==> flow/design.v <==
module apb_dut (
  input  wire        PSEL,
  input  wire        PENABLE,
  input  wire [31:0] PADDR,
  input  wire        PWRITE,
  input  wire [31:0] PWDATA,
  input  wire        PCLK,
  input  wire        PRESET,
  output reg  [31:0] PRDATA,
  output reg         PREADY,
  output reg         PSLVERR
);
  parameter IDLE   = 2'b00;
  parameter SETUP  = 2'b01;
  parameter ACCESS = 2'b10;
  reg [1:0] ps, ns;  
  reg [31:0] mem [31:0];  
  reg        mem_we;      
  always @(posedge PCLK) begin
    if (PRESET) begin
      ps <= IDLE;
    end else begin
      ps <= ns;
    end
  end
  always @(posedge PCLK) begin
    if (mem_we) begin
      mem[PADDR[4:0]] <= PWDATA;
    end
  end
  always @(*) begin
    ns      = ps;
    PREADY  = 1'b0;  
    PSLVERR = 1'b0;  
    mem_we  = 1'b0;
    PRDATA  = mem[PADDR[4:0]];
    case (ps)
      IDLE: begin
        if (PSEL == 1'b1 && PENABLE == 1'b0) begin
          ns = SETUP;
        end else begin
          ns = IDLE;
        end
      end
      SETUP: begin
        if (PSEL == 1'b1 && PENABLE == 1'b1) begin
          ns     = ACCESS;
          PREADY = 1'b1;  
          if (PADDR >= 32) begin  
            PSLVERR = 1'b1;
          end else begin
            if (PWRITE) begin
              mem_we = 1'b1;
            end
          end
        end else if (PSEL == 1'b1 && PENABLE == 1'b0) begin
          ns = SETUP;
        end else begin
          ns = IDLE;
        end
      end
      ACCESS: begin
        PREADY = 1'b1;  
        if (PADDR >= 32) begin
          PSLVERR = 1'b1;
        end
        if (PSEL == 1'b1 && PENABLE == 1'b0) begin
          ns = SETUP;
        end else if (PSEL == 1'b0 && PENABLE == 1'b0) begin
          ns = IDLE;
        end else begin
          ns = IDLE;
        end
      end
      default: ns = IDLE;
    endcase
  end
endmodule
Tool chain data of apb_dut
Tool output for the design above, in the order of the flow.
Line numbers count from 1 in the design file above.
Operators: Yosys type, input widths -> output width; for muxes data width and select width s.
Library cell names are shortened.
The mark n/a stands for no value.
Set-up
  top: apb_dut
  clock input: PCLK
  library: sky130hd
  corner: tt_025C_1v80

Word level
Yosys after proc, flatten, opt, wreduce and memory -nomap, before mapping. Enables and synchronous resets that opt folds into registers are not counted as muxes. Memory bits, and registers merged into a memory's read port (data or address), are not among the register bits. Print and check cells are not counted. Equal cells are merged and count once.
Memory sizes are those after Yosys's memory passes, which may raise the word count (mostly to a power of two), join words into wider ones and drop unused or constant bits.
Cells by class
  add/sub/neg operators: 0
  multiply operators: 0
  divide/modulo/power cells: 0
  $lt $le $gt $ge: 1
  eq/ne operators: 2
  shifts and indexed selects: 0
  multiplexer cells: 15
  bitwise operators: 1
  reduce/logical cells: 4
Operators with widths (count)
  $ge 32x6->1 const B: 1
  $mux 32: 1
  $mux 1: 9
  $mux 5: 1
  $pmux 2 s2: 1
  $pmux 1 s2: 2
  $logic_and 1x1->1: 2
  $eq 2x1->1 const B: 1
  $eq 2x2->1 const B: 1
  $logic_not 2->1: 1
  $reduce_or 2->1: 1
  $mux 2: 1
  $not 1->1: 1
Storage and ports
  register bits: 2
  latch bits: 0
  bits in writable memories: 1024
  ROM bits: 0
  word width x clocked read ports: 0
  memories kept: 1
  input port bits: 69
  output and inout bits: 34
  elaborated cells: 25
Memory list
  mem: words 32, bits a word 32, read ports 1, wr ports 1, RTL line 17  | reg [31:0] mem [31:0];

Depth
Depth = most cells in a row (Yosys ltp): at word level without a register or memory, in the mapped netlist without a sequential cell, where the memories' decode and read muxes count.
Depth
  depth after elaboration: 5
  ABC_AREA: 1
  depth in mapped cells: 11
  mapped depth without buffers: 9

Mapped cells and area
Source: synth_stat.txt of the flow (Yosys; design flattened, memories mapped). It holds for the ABC_AREA given above (unset counts as 0); a run with the other value may have another netlist.
Cell types (count)
  edfxtp_1: 1024
  nand2_1: 2730
  nor2_1: 117
  clkbuf_1: 101
  buf_2: 69
  nor3_4: 7
  buf_1: 15
  inv_2: 13
  buf_4: 6
  dfxtp_1: 2
  buf_6: 3
  nand3_1: 5
  nor3_1: 3
  inv_1: 3
  inv_4: 1
  a21oi_1: 1
Synthesis totals
  cell count: 4100
  mapped area: 42560.8 sq um
  sequential area: 30789.5 sq um
  flip-flops: 1026
  buffers: 194

Timing after synthesis
Source: OpenSTA report_checks on the synthesized netlist (no wires, ideal clock, input and output delay 20% of the period each), path of least setup slack; recovery checks are left aside. Register names are those of the netlist, which keeps one name where synthesis merged equal registers.
Path post-synthesis
  path type: in2reg
  from: in PADDR[1]
  to: mem mem[10][0]
  period: 4.2 ns
  library setup time: 0.421 ns
  launch time at the first pin: 0.840 ns
  arrival time: 3.086 ns
  data required time: 3.779 ns
  slack: 0.693 ns
  path delay: 2.667 ns
  driving pins on the path: 7
  buffers on the path: 3
  synthesis period reached: 3.507 ns
"path delay" = arrival - input delay + setup time.
"driving pins on the path": output pins that drive a net of the path, with the launching flip-flop's if there is one; two outputs of one cell count as two.
"synthesis period reached" = period - worst setup slack (recovery checks aside). The figure is calculated, with input and output delays left at 20% of the set period.
The rows between start and end are the longest chain of elaborated cells between them; the timing report does not say that the signal goes this way. Where chains are equally long, one stands for them.
A line is the first line of the expression or statement that the cell stems from. Yosys adds cells for indexed reads and writes and turns some case tables into memories.
The path ends at the enable pin of a flip-flop; only ways to that pin are counted.
Between the ends, post-synthesis
  path through: buf_2 > inv_2 > buf_2 > clkbuf_1 > nor2_1 > nand3_1 > nor2_1
  length of the longest elaborated chain: 5
  elaborated cells between the ends (all ways): 6
  those cells by class: compare (1); mux (5)
Ends and longest elaborated chain, post-synthesis
  start: declaration: RTL line 4  | input  wire [31:0] PADDR,
  $ge 32x6->1: RTL line 49  | if (PADDR >= 32) begin
  $mux 1: RTL line 49
  $mux 1: RTL line 46  | if (PSEL == 1'b1 && PENABLE == 1'b1) begin
  $mux 1: RTL line 37  | case (ps)
  $mux 5: RTL line 27  | if (mem_we) begin
  end: declaration: RTL line 17  | reg [31:0] mem [31:0];

Timing after layout
From the final timing report of job 1: the path of least setup slack in the routed layout; clock arrival at registers is part of the times.
Path post-layout
  path type: in2out
  from: in PADDR[2]
  to: out PRDATA[9]
  period: 4.2 ns
  external output delay: 0.84 ns
  launch time at the first pin: 0.84 ns
  arrival time: 3.16 ns
  data required time: 3.36 ns
  slack: 0.20 ns
  driving pins on the path: 9
  buffers on the path: 4
The rows between start and end are the longest chain of elaborated cells between them; the timing report does not say that the signal goes this way. Where chains are equally long, one stands for them.
The chain passes a memory read, where the word-level depth is cut; so it can be longer than that depth.
Between the ends, post-layout
  path through: clkdlybuf4s50_1 > buf_4 > nor3_4 > buf_12 > nand2_1 > nand2_1 > nor2_1 > nand2_1 > clkdlybuf4s50_1
  length of the longest elaborated chain: 1
  elaborated cells between the ends (all ways): 1
  those cells by class: memory (1)
Ends and longest elaborated chain, post-layout
  start: declaration: RTL line 4  | input  wire [31:0] PADDR,
  $mem_v2 32x32: RTL line 17  | reg [31:0] mem [31:0];
  end: declaration: RTL line 9  | output reg  [31:0] PRDATA,

==> results <==
Measured results for apb_dut: 3 stored runs of the Yosys and OpenROAD flow on sky130hd. The settings differ; the order carries no meaning. The constraints put input and output delay at 20% of the set period each and load the outputs with 0.01 pF.
"achieved clock period" = clock period - worst setup slack. The figure is calculated, with input and output delays left at 20% of the set period.

Job 1
==> flow/run.sh <==
#!/bin/bash
# the make line also repeats the synthesis and layout settings of config.mk as NAME=value (left out here)
make -C /OpenROAD-flow-scripts/flow DESIGN_CONFIG=/design/flow/config.mk WORK_HOME=/design/flow/orfs CLKGATE_MAP_FILE= finish
==> flow/config.mk <==
export PLATFORM = sky130hd
export DESIGN_NAME = apb_dut
export DESIGN_NICKNAME = apb_dut
export VERILOG_FILES = /design/flow/design.v
export SDC_FILE = /design/flow/constraint.sdc
export NUM_CORES = 4
export LEC_CHECK = 0
export ABC_AREA = 1
export CAP_MARGIN = 5
export CORE_MARGIN = 9
export CORE_UTILIZATION = 38
export CTS_CLUSTER_DIAMETER = 126
export SLEW_MARGIN = 40
==> flow/constraint.sdc <==
create_clock -name core_clock -period 4.2 [get_ports {PCLK}]
set_input_delay 0.8400 -clock core_clock [delete_from_list [all_inputs] [get_ports {PCLK}]]
set_output_delay 0.8400 -clock core_clock [all_outputs]
set_load 0.01 [all_outputs]

==> results of job 1 <==
chip area after synthesis (Yosys): 42560.8 sq um
die area: 124373.0 sq um
standard-cell area of the final layout: 49547.5 sq um
worst setup slack after layout: 0.201 ns
total negative slack: 0.000 ns
worst hold slack: 0.531 ns
achieved clock period: 3.999 ns

Job 2
==> flow/run.sh <==
#!/bin/bash
# the make line also repeats the synthesis and layout settings of config.mk as NAME=value (left out here)
make -C /OpenROAD-flow-scripts/flow DESIGN_CONFIG=/design/flow/config.mk WORK_HOME=/design/flow/orfs CLKGATE_MAP_FILE= finish
==> flow/config.mk <==
export PLATFORM = sky130hd
export DESIGN_NAME = apb_dut
export DESIGN_NICKNAME = apb_dut
export VERILOG_FILES = /design/flow/design.v
export SDC_FILE = /design/flow/constraint.sdc
export NUM_CORES = 4
export LEC_CHECK = 0
export ABC_AREA = 1
export CAP_MARGIN = 35
export CORE_MARGIN = 5
export CORE_UTILIZATION = 48
export CTS_CLUSTER_DIAMETER = 259
export GPL_ROUTABILITY_DRIVEN = 1
export HOLD_SLACK_MARGIN = 0.24
export SLEW_MARGIN = 40
==> flow/constraint.sdc <==
create_clock -name core_clock -period 4.2 [get_ports {PCLK}]
set_input_delay 0.8400 -clock core_clock [delete_from_list [all_inputs] [get_ports {PCLK}]]
set_output_delay 0.8400 -clock core_clock [all_outputs]
set_load 0.01 [all_outputs]

==> results of job 2 <==
chip area after synthesis (Yosys): 42560.8 sq um
die area: 94722.4 sq um
standard-cell area of the final layout: 49172.2 sq um
worst setup slack after layout: 0.086 ns
total negative slack: 0.000 ns
worst hold slack: 0.523 ns
achieved clock period: 4.114 ns

Job 3
==> flow/run.sh <==
#!/bin/bash
# the make line also repeats the synthesis and layout settings of config.mk as NAME=value (left out here)
make -C /OpenROAD-flow-scripts/flow DESIGN_CONFIG=/design/flow/config.mk WORK_HOME=/design/flow/orfs CLKGATE_MAP_FILE= finish
==> flow/config.mk <==
export PLATFORM = sky130hd
export DESIGN_NAME = apb_dut
export DESIGN_NICKNAME = apb_dut
export VERILOG_FILES = /design/flow/design.v
export SDC_FILE = /design/flow/constraint.sdc
export NUM_CORES = 4
export LEC_CHECK = 0
export ABC_AREA = 0
export CAP_MARGIN = 0
export CELL_PAD_IN_SITES_DETAIL_PLACEMENT = 0
export CELL_PAD_IN_SITES_GLOBAL_PLACEMENT = 3
export CORE_ASPECT_RATIO = 1.92
export CORE_MARGIN = 2
export CORE_UTILIZATION = 58
export CTS_CLUSTER_SIZE = 48
export GPL_ROUTABILITY_DRIVEN = 1
export MAX_ROUTING_LAYER = met5
export MIN_ROUTING_LAYER = met1
export PLACE_DENSITY_LB_ADDON = 0.05
export SETUP_SLACK_MARGIN = -0.08
export SLEW_MARGIN = 30
export TNS_END_PERCENT = 5
==> flow/constraint.sdc <==
create_clock -name core_clock -period 2.96 [get_ports {PCLK}]
set_input_delay 0.5920 -clock core_clock [delete_from_list [all_inputs] [get_ports {PCLK}]]
set_output_delay 0.5920 -clock core_clock [all_outputs]
set_load 0.01 [all_outputs]

==> results of job 3 <==
chip area after synthesis (Yosys): 39192.6 sq um
die area: 69779.8 sq um
standard-cell area of the final layout: 49020.8 sq um
worst setup slack after layout: -0.071 ns
total negative slack: -0.515 ns
worst hold slack: 0.418 ns
achieved clock period: 3.031 ns
